==> flow/design.v <==
module uart_rx #(
    parameter CLOCKS_PER_PULSE = 4 ,  
              BITS_PER_WORD = 8,  
              W_OUT = 24  
) (
    input clk,rst_n,rx,
    output reg m_valid,
    output reg [W_OUT-1:0] m_data 
);
    localparam  IDLE    = 2'b00, 
                START   = 2'b01, 
                DATA    = 2'b10, 
                STOP    = 2'b11;
  	reg [1:0] state; 
    localparam NUM_WORDS = W_OUT / BITS_PER_WORD;
    reg[$clog2(CLOCKS_PER_PULSE)-1:0] c_clocks;
    reg[$clog2(BITS_PER_WORD)-1:0] c_bits;
    reg[$clog2(NUM_WORDS)-1:0] c_words;
    always @(posedge clk or negedge rst_n) begin
        if (!rst_n) begin
            {c_words,c_bits,c_clocks,m_valid,m_data} <= 1'b0;
            state <= IDLE;
        end else begin
            m_valid <= 0;
            case(state)
                IDLE: if(rx == 0)
                    state <= START;
                START: if(c_clocks == CLOCKS_PER_PULSE/2 - 1) begin
                        c_clocks <= 0;
                        state <= DATA;
                    end else begin
                        c_clocks <= c_clocks + 1;
                    end
              DATA:   if(c_clocks == CLOCKS_PER_PULSE-1)begin
                            c_clocks <= 0;
                            m_data <= {rx, m_data[W_OUT-1:1]};  
                            if(c_bits == BITS_PER_WORD-1) begin
                                c_bits <= 0;
                                state <= STOP;  
                                if(c_words == NUM_WORDS - 1) begin
                                    m_valid <= 1;  
                                    c_words <= 0;  
                                end else c_words <= c_words + 1;  
                            end else c_bits <= c_bits + 1;  
                        end else c_clocks <= c_clocks + 1;  
                STOP: if(c_clocks == CLOCKS_PER_PULSE - 1) begin
                        c_clocks <= 0;
                        state <= IDLE;  
                    end else c_clocks <= c_clocks + 1;
            endcase
        end
    end        
endmodule
module pwm_9ch #(
    parameter RESOLUTION = 16
)(
    input  wire                 clk,
    input  wire                 rst_n,
    input  wire [RESOLUTION-1:0] duty0,
    input  wire [RESOLUTION-1:0] duty1,
    input  wire [RESOLUTION-1:0] duty2,
    input  wire [RESOLUTION-1:0] duty3,
    input  wire [RESOLUTION-1:0] duty4,
    input  wire [RESOLUTION-1:0] duty5,
    input  wire [RESOLUTION-1:0] duty6,
    input  wire [RESOLUTION-1:0] duty7,
    input  wire [RESOLUTION-1:0] duty8,
    output reg  [8:0]           pwm_out
);
    reg [RESOLUTION-1:0] counter;
    always @(posedge clk or negedge rst_n) begin
        if (!rst_n)
            counter <= {RESOLUTION{1'b0}};
        else
            counter <= counter + 1;
    end
    always @(posedge clk or negedge rst_n) begin
        if (!rst_n) begin
            pwm_out <= 9'b0;
        end else begin
            pwm_out[0] <= (counter < duty0);
            pwm_out[1] <= (counter < duty1);
            pwm_out[2] <= (counter < duty2);
            pwm_out[3] <= (counter < duty3);
            pwm_out[4] <= (counter < duty4);
            pwm_out[5] <= (counter < duty5);
            pwm_out[6] <= (counter < duty6);
            pwm_out[7] <= (counter < duty7);
            pwm_out[8] <= (counter < duty8);
        end
    end
endmodule
module sev_seg_decorder(
    input [3:0] digit,
    output reg [6:0] seg
);
    always @(*)begin
        case(digit)
           4'd0: seg  = 7'b1000000;  
            4'd1: seg  = 7'b1111001;  
            4'd2: seg  = 7'b0100100;  
            4'd3: seg  = 7'b0110000;  
            4'd4: seg  = 7'b0011001;  
            4'd5: seg  = 7'b0010010;  
            4'd6: seg  = 7'b0000010;  
            4'd7: seg  = 7'b1111000;  
            4'd8: seg  = 7'b0000000;  
            4'd9: seg  = 7'b0010000;  
            4'd10: seg = 7'b0001000;  
            4'd11: seg = 7'b0000011;  
            4'd12: seg = 7'b1000110;  
            4'd13: seg = 7'b0100001;  
            4'd14: seg = 7'b0000110;  
            4'd15: seg = 7'b0001110;  
            default: seg = 7'b0111111;  
        endcase 
        end
endmodule
module uart_pwm_data_store #(
    parameter WIDTH = 16,
    parameter CHANNELS = 9
)(
    input  wire              clk,
    input  wire              rst_n,
    input  wire              rx_valid,
    input  wire [WIDTH-1:0]  rx_data,
    output reg  [3:0]        pkt_count,
    output reg [WIDTH-1:0] duty0,
    output reg [WIDTH-1:0] duty1,
    output reg [WIDTH-1:0] duty2,
    output reg [WIDTH-1:0] duty3,
    output reg [WIDTH-1:0] duty4,
    output reg [WIDTH-1:0] duty5,
    output reg [WIDTH-1:0] duty6,
    output reg [WIDTH-1:0] duty7,
    output reg [WIDTH-1:0] duty8
);
    reg [WIDTH-1:0] duty_reg [0:CHANNELS-1];
    integer k;
    always @(posedge clk or negedge rst_n) begin
        if (!rst_n) begin
            pkt_count <= 4'd0;
            for (k = 0; k < CHANNELS; k = k + 1)
                duty_reg[k] <= {WIDTH{1'b0}};
            duty0 <= 0; duty1 <= 0; duty2 <= 0;
            duty3 <= 0; duty4 <= 0; duty5 <= 0;
            duty6 <= 0; duty7 <= 0; duty8 <= 0;
        end else if (rx_valid) begin
            duty_reg[pkt_count] <= rx_data;
            duty0 <= duty_reg[0];
            duty1 <= duty_reg[1];
            duty2 <= duty_reg[2];
            duty3 <= duty_reg[3];
            duty4 <= duty_reg[4];
            duty5 <= duty_reg[5];
            duty6 <= duty_reg[6];
            duty7 <= duty_reg[7];
            duty8 <= duty_reg[8];
            if (pkt_count == CHANNELS-1)
                pkt_count <= 4'd0;
            else
                pkt_count <= pkt_count + 1;
        end
    end
endmodule
module uart_pwm_top (
    input  wire        clk,         
    input  wire        rst_n,       
    input  wire        uart_rx,     
    output wire [8:0]  pwm_out,     
    output wire [6:0] seg0,
    output wire [6:0] seg1,
    output wire [6:0] seg2,
    output wire [6:0] seg3,
    output wire [3:0] pkt_count
);
    wire        rx_valid;
    wire [15:0] rx_data;
    uart_rx #(.CLOCKS_PER_PULSE(434),  
              .BITS_PER_WORD(8), 
              .W_OUT(16) 
    ) uart_rx_inst (
        .clk(clk),
        .rst_n(rst_n),
        .rx(uart_rx),
        .m_data(rx_data),
        .m_valid(rx_valid)
    );
    wire [15:0] duty0, duty1, duty2, duty3, duty4, duty5, duty6, duty7, duty8;
    uart_pwm_data_store #(
        .WIDTH(16),
        .CHANNELS(9)
    ) data_store_inst (
        .clk(clk),
        .rst_n(rst_n),
        .rx_valid(rx_valid),
        .rx_data(rx_data),
        .pkt_count(pkt_count),
        .duty0(duty0), .duty1(duty1), .duty2(duty2),
        .duty3(duty3), .duty4(duty4), .duty5(duty5),
        .duty6(duty6), .duty7(duty7), .duty8(duty8)
    );
    pwm_9ch #(
        .RESOLUTION(16)
    ) pwm_inst (
        .clk(clk),
        .rst_n(rst_n),
        .duty0(duty0),
        .duty1(duty1),
        .duty2(duty2),
        .duty3(duty3),
        .duty4(duty4),
        .duty5(duty5),
        .duty6(duty6),
        .duty7(duty7),
        .duty8(duty8),
        .pwm_out(pwm_out)
    );
    wire [3:0] digit0 = rx_data[3:0];     
    wire [3:0] digit1 = rx_data[7:4];
    wire [3:0] digit2 = rx_data[11:8];
    wire [3:0] digit3 = rx_data[15:12];   
    sev_seg_decorder seg_inst0 (.digit(digit0), .seg(seg0));
    sev_seg_decorder seg_inst1 (.digit(digit1), .seg(seg1));
    sev_seg_decorder seg_inst2 (.digit(digit2), .seg(seg2));
    sev_seg_decorder seg_inst3 (.digit(digit3), .seg(seg3));
endmodule
; Tool chain data of uart_pwm_top
; What the tools print for uart_pwm_top, step after step.
; Line numbers count from 1 in the design file above.
; Operators: Yosys type, input widths -> output width; for muxes data width and select width s.
; Cell names lack the library's common part.
; The mark n/a stands for no value.
[design]
top = uart_pwm_top
clock = clk
library = sky130hd
pvt_corner = tt_025C_1v80

; Elaborated design
; Source: Yosys, flattened and elaborated. Widths are those after wreduce. Registers that Yosys merges into a memory's read port (data or address) are not register bits. Print and check cells do not count. Equal cells are merged and count once.
; Memory sizes are those after Yosys's memory passes, which may raise the word count (mostly to a power of two), join words into wider ones and drop unused or constant bits.
[bits]
register_bits = 349
latchBits = 0
ramBits = 0
rom_bits = 448
clocked_rd_ports_x_width = 0
memories = 4
inputBits = 3
out_inout_bits = 41
wordCells = 97
[classes]
add_sub_neg = 5
n_mul = 0
div = 0
n_cmp = 9
eq_ne = 19
shift = 0
muxes = 16
n_logic = 0
reduce_logical = 17
[memory_table]
columns = name, words, width, rd, wr, line_no
row1 = (no name shown), 16, 7, 1, 0, 98  ; case(digit)
row2 = (no name shown), 16, 7, 1, 0, 98
row3 = (no name shown), 16, 7, 1, 0, 98
row4 = (no name shown), 16, 7, 1, 0, 98
[op_table]
columns = cell, count
row1 = $lt 16x16->1, 9
row2 = $reduce_and 2->1, 10
row3 = $pmux 9 s2, 1
row4 = $mux 9, 2
row5 = $add 16x1->16 const B, 1
row6 = $eq 4x3->1 const B, 4
row7 = $mux 2, 5
row8 = $add 9x1->9 const B, 1
row9 = $eq 9x8->1 const B, 1
row10 = $eq 9x9->1 const B, 1
row11 = $ne 2x1->1 const B, 4
row12 = $eq 4x2->1 const B, 2
row13 = $pmux 2 s4, 1
row14 = $reduce_and 6->1, 1
row15 = $mux 1, 5
row16 = $eq 2x2->1 const B, 2
row17 = $add 4x1->4 const B, 1
row18 = $eq 4x1->1 const B, 1
row19 = $eq 4x4->1 const B, 1
row20 = $logic_not 4->1, 1
row21 = $reduce_bool 4->1, 1
row22 = $mux 4, 1
row23 = $add 3x1->3 const B, 1
row24 = $eq 3x3->1 const B, 1
row25 = $reduce_and 3->1, 1
row26 = $reduce_bool 3->1, 1
row27 = $mux 3, 1
row28 = $eq 2x1->1 const B, 1
; Other operator kinds: 4; their cells: 4.

; Depth
; Yosys ltp: most cells in a row. Word level: on the elaborated netlist, between registers, memories and ports. Mapped: between sequential cells and ports; inverters and the memories' decode and read muxes count.
[logic_depth]
ltp_word = 4
ABC_AREA = 0
depth_mapped = 7

; Mapped cells and area
; Yosys stat after the flow's synthesis: flattened, memories mapped to cells. It holds for the ABC_AREA given above (unset counts as 0); a run with the other value may have another netlist.
; Totals and module areas in this step are rounded.
[synth_totals]
cell_count = 1615
area_mm2 = 0.0175
sequential_area_mm2 = 0.00878
ffs = 351
[by_type]
columns = cell_type, count, type_area_um2
row1 = dfrtp_1, 350, 8758.4
row2 = ha_1, 169, 2.11E+03
row3 = mux2_2, 108, 1.22E+03
row4 = o21ai_0, 187, 935.898
row5 = nand2_1, 191, 716.938
row6 = inv_1, 176, 660.634
row7 = mux2_1, 41, 461.693
row8 = a21o_1, 27, 202.694
row9 = a21oi_1, 40, 200.192
row10 = clkbuf_1, 53, 198.941
row11 = nand4_1, 27, 168.912
row12 = nor2_1, 41, 153.898
row13 = xnor2_1, 13, 113.859
row14 = buf_6, 10, 112.608
row15 = a221o_1, 9, 90.086
row16 = mux2i_1, 9, 90.086
row17 = mux4_2, 4, 90.086
row18 = nand2b_1, 13, 81.328
; Not listed: further types 35, cells in them 147.
; The figures by module come from a second, unflattened synthesis with its own total; it is not the netlist above.
[unflattened]
hier_cells = 1424
area_unflattened_mm2 = 0.0181
; Each row is one instance without its submodules.
[modules]
columns = module, n_inst, cells, mod_area_mm2
row1 = uart_pwm_data_store, 1, 639, 0.0111
row2 = pwm_9ch #(RESOLUTION=16), 1, 526, 0.00427
row3 = uart_rx, 1, 127, 0.00161
row4 = sev_seg_decorder, 4, 33, 0.000274
row5 = uart_pwm_top, 1, 0, 0

; Worst setup path after synthesis
; Path of least setup slack by OpenSTA after synthesis, without wires, with an ideal clock, recovery checks aside; 20% of the period is set as input and as output delay. Where synthesis merged equal registers, the netlist keeps one of their names.
[synth_path]
path_kind = flip-flop to output port
start = reg uart_rx_inst.m_data[4]
end = out seg1[3]
clock_period_ns = 20.0
arrival_ns = 1.295
required_time_ns = 16.000
setup_slack_ns = 14.705
path_delay_ns = 1.295
driving_pins = 5
path_buffers = 0
period_less_setup_slack_ns = 5.295
; "path_delay_ns" is the arrival time less input delay plus setup time.
; A path that ends at an output port has no setup time.
; "driving_pins" counts driving pins, that of a launching flip-flop among them; a cell with two outputs on the path counts twice.
; "period_less_setup_slack_ns" is the clock period less the worst setup slack; recovery checks do not enter. This is arithmetic on one report: input and output delays are still those of the set period (20% each).
; The rows between start and end are the longest chain of elaborated cells between them; the timing report does not say that the signal goes this way. Where chains are equally long, one stands for them.
; Each line given opens the expression or statement behind the cell; cells for indexed reads and writes are added by Yosys, which also makes memories of some case tables.
; The chain passes a memory read, where the word-level depth is cut; so it can be longer than that depth.
[synth_between]
cell_sequence = dfrtp_1 -> inv_1 -> ha_1 -> inv_1 -> mux4_2
elab_chain_len = 1
[synth_lines]
columns = element, line_no
row1 = "start, declared", 8  ; output reg [W_OUT-1:0] m_data
row2 = "start, assigned", 36  ; m_data <= {rx, m_data[W_OUT-1:1]};
row3 = $mem_v2 16x7, 98  ; case(digit)
row4 = "end, declared", 172  ; output wire [6:0] seg1,

; Worst path after layout
; Path of least setup slack in the final report of job 1 (OpenROAD, finished layout, wires in). Where an end is a register, its clock arrival counts in the times.
[layout_path]
path_kind = flip-flop to output port
start = reg uart_rx_inst.m_data[13]
end = out seg3[3]
clock_period_ns = 20.0
arrival_ns = 2.88
required_time_ns = 16.00
setup_slack_ns = 13.12
driving_pins = 6
path_buffers = 1
; The rows between start and end are the longest chain of elaborated cells between them; the timing report does not say that the signal goes this way. Where chains are equally long, one stands for them.
; The chain passes a memory read, where the word-level depth is cut; so it can be longer than that depth.
[layout_between]
cell_sequence = dfrtp_1 -> inv_1 -> ha_1 -> inv_1 -> mux4_2 -> clkdlybuf4s50_1
elab_chain_len = 1
[layout_lines]
columns = element, line_no
row1 = "start, declared", 8  ; output reg [W_OUT-1:0] m_data
row2 = "start, assigned", 36  ; m_data <= {rx, m_data[W_OUT-1:1]};
row3 = $mem_v2 16x7, 98  ; case(digit)
row4 = "end, declared", 174  ; output wire [6:0] seg3,

; uart_pwm_top through Yosys and OpenROAD on sky130hd: 4 stored runs, unordered, with their settings and measured results. The constraints put input and output delay at 20% of the set period each and load the outputs with 0.01 pF.
; "power_mw" is the tool's figure for a default switching activity; nothing was simulated.
; Values from the reports are rounded here.

[job 1: settings]
CAP_MARGIN = 15
CORE_ASPECT_RATIO = 0.66
CTS_CLUSTER_DIAMETER = 173
CTS_CLUSTER_SIZE = 29
GPL_ROUTABILITY_DRIVEN = 0
MAX_ROUTING_LAYER = met4
SETUP_SLACK_MARGIN = -0.53
TNS_END_PERCENT = 10
period_ns = 20.0
CORE_MARGIN = 2
CORE_UTILIZATION = 40
SLEW_MARGIN = 20
[job 1: results]
synthArea_mm2 = 0.0175
total_die_area_mm2 = 0.0454
layout_stdcell_area_mm2 = 0.0188
utilization_pct = 43.5
fin_ws_ns = 13.1
setupTns_ns = 0.000
power_mw = 1.11

[job 2: settings]
ABC_AREA = 1
CAP_MARGIN = 5
CELL_PAD_IN_SITES_DETAIL_PLACEMENT = 1
CORE_MARGIN = 3
CORE_UTILIZATION = 40
CTS_CLUSTER_DIAMETER = 357
CTS_CLUSTER_SIZE = 39
GPL_TIMING_DRIVEN = 0
MIN_ROUTING_LAYER = met2
period_ns = 20.0
SLEW_MARGIN = 20
[job 2: results]
synthArea_mm2 = 0.0173
total_die_area_mm2 = 0.0457
layout_stdcell_area_mm2 = 0.0189
utilization_pct = 44.5
fin_ws_ns = 12.6
setupTns_ns = 0.000
power_mw = 1.08

[job 3: settings]
CORE_UTILIZATION = 40
period_ns = 6.82
CAP_MARGIN = 20
CORE_MARGIN = 2
SLEW_MARGIN = 20
[job 3: results]
synthArea_mm2 = 0.0175
total_die_area_mm2 = 0.0453
layout_stdcell_area_mm2 = 0.0196
utilization_pct = 45.5
fin_ws_ns = 2.68
setupTns_ns = 0.000
power_mw = 4.15

[job 4: settings]
ABC_AREA = 1
CAP_MARGIN = 5
CELL_PAD_IN_SITES_DETAIL_PLACEMENT = 1
CORE_UTILIZATION = 32
CTS_CLUSTER_SIZE = 69
PLACE_DENSITY_LB_ADDON = 0.08
SETUP_SLACK_MARGIN = 1.28
TNS_END_PERCENT = 40
period_ns = 4.3
CORE_MARGIN = 2
SLEW_MARGIN = 20
[job 4: results]
synthArea_mm2 = 0.0173
total_die_area_mm2 = 0.0558
layout_stdcell_area_mm2 = 0.0201
utilization_pct = 37.5
fin_ws_ns = 1.17
setupTns_ns = 0.000
power_mw = 6.87
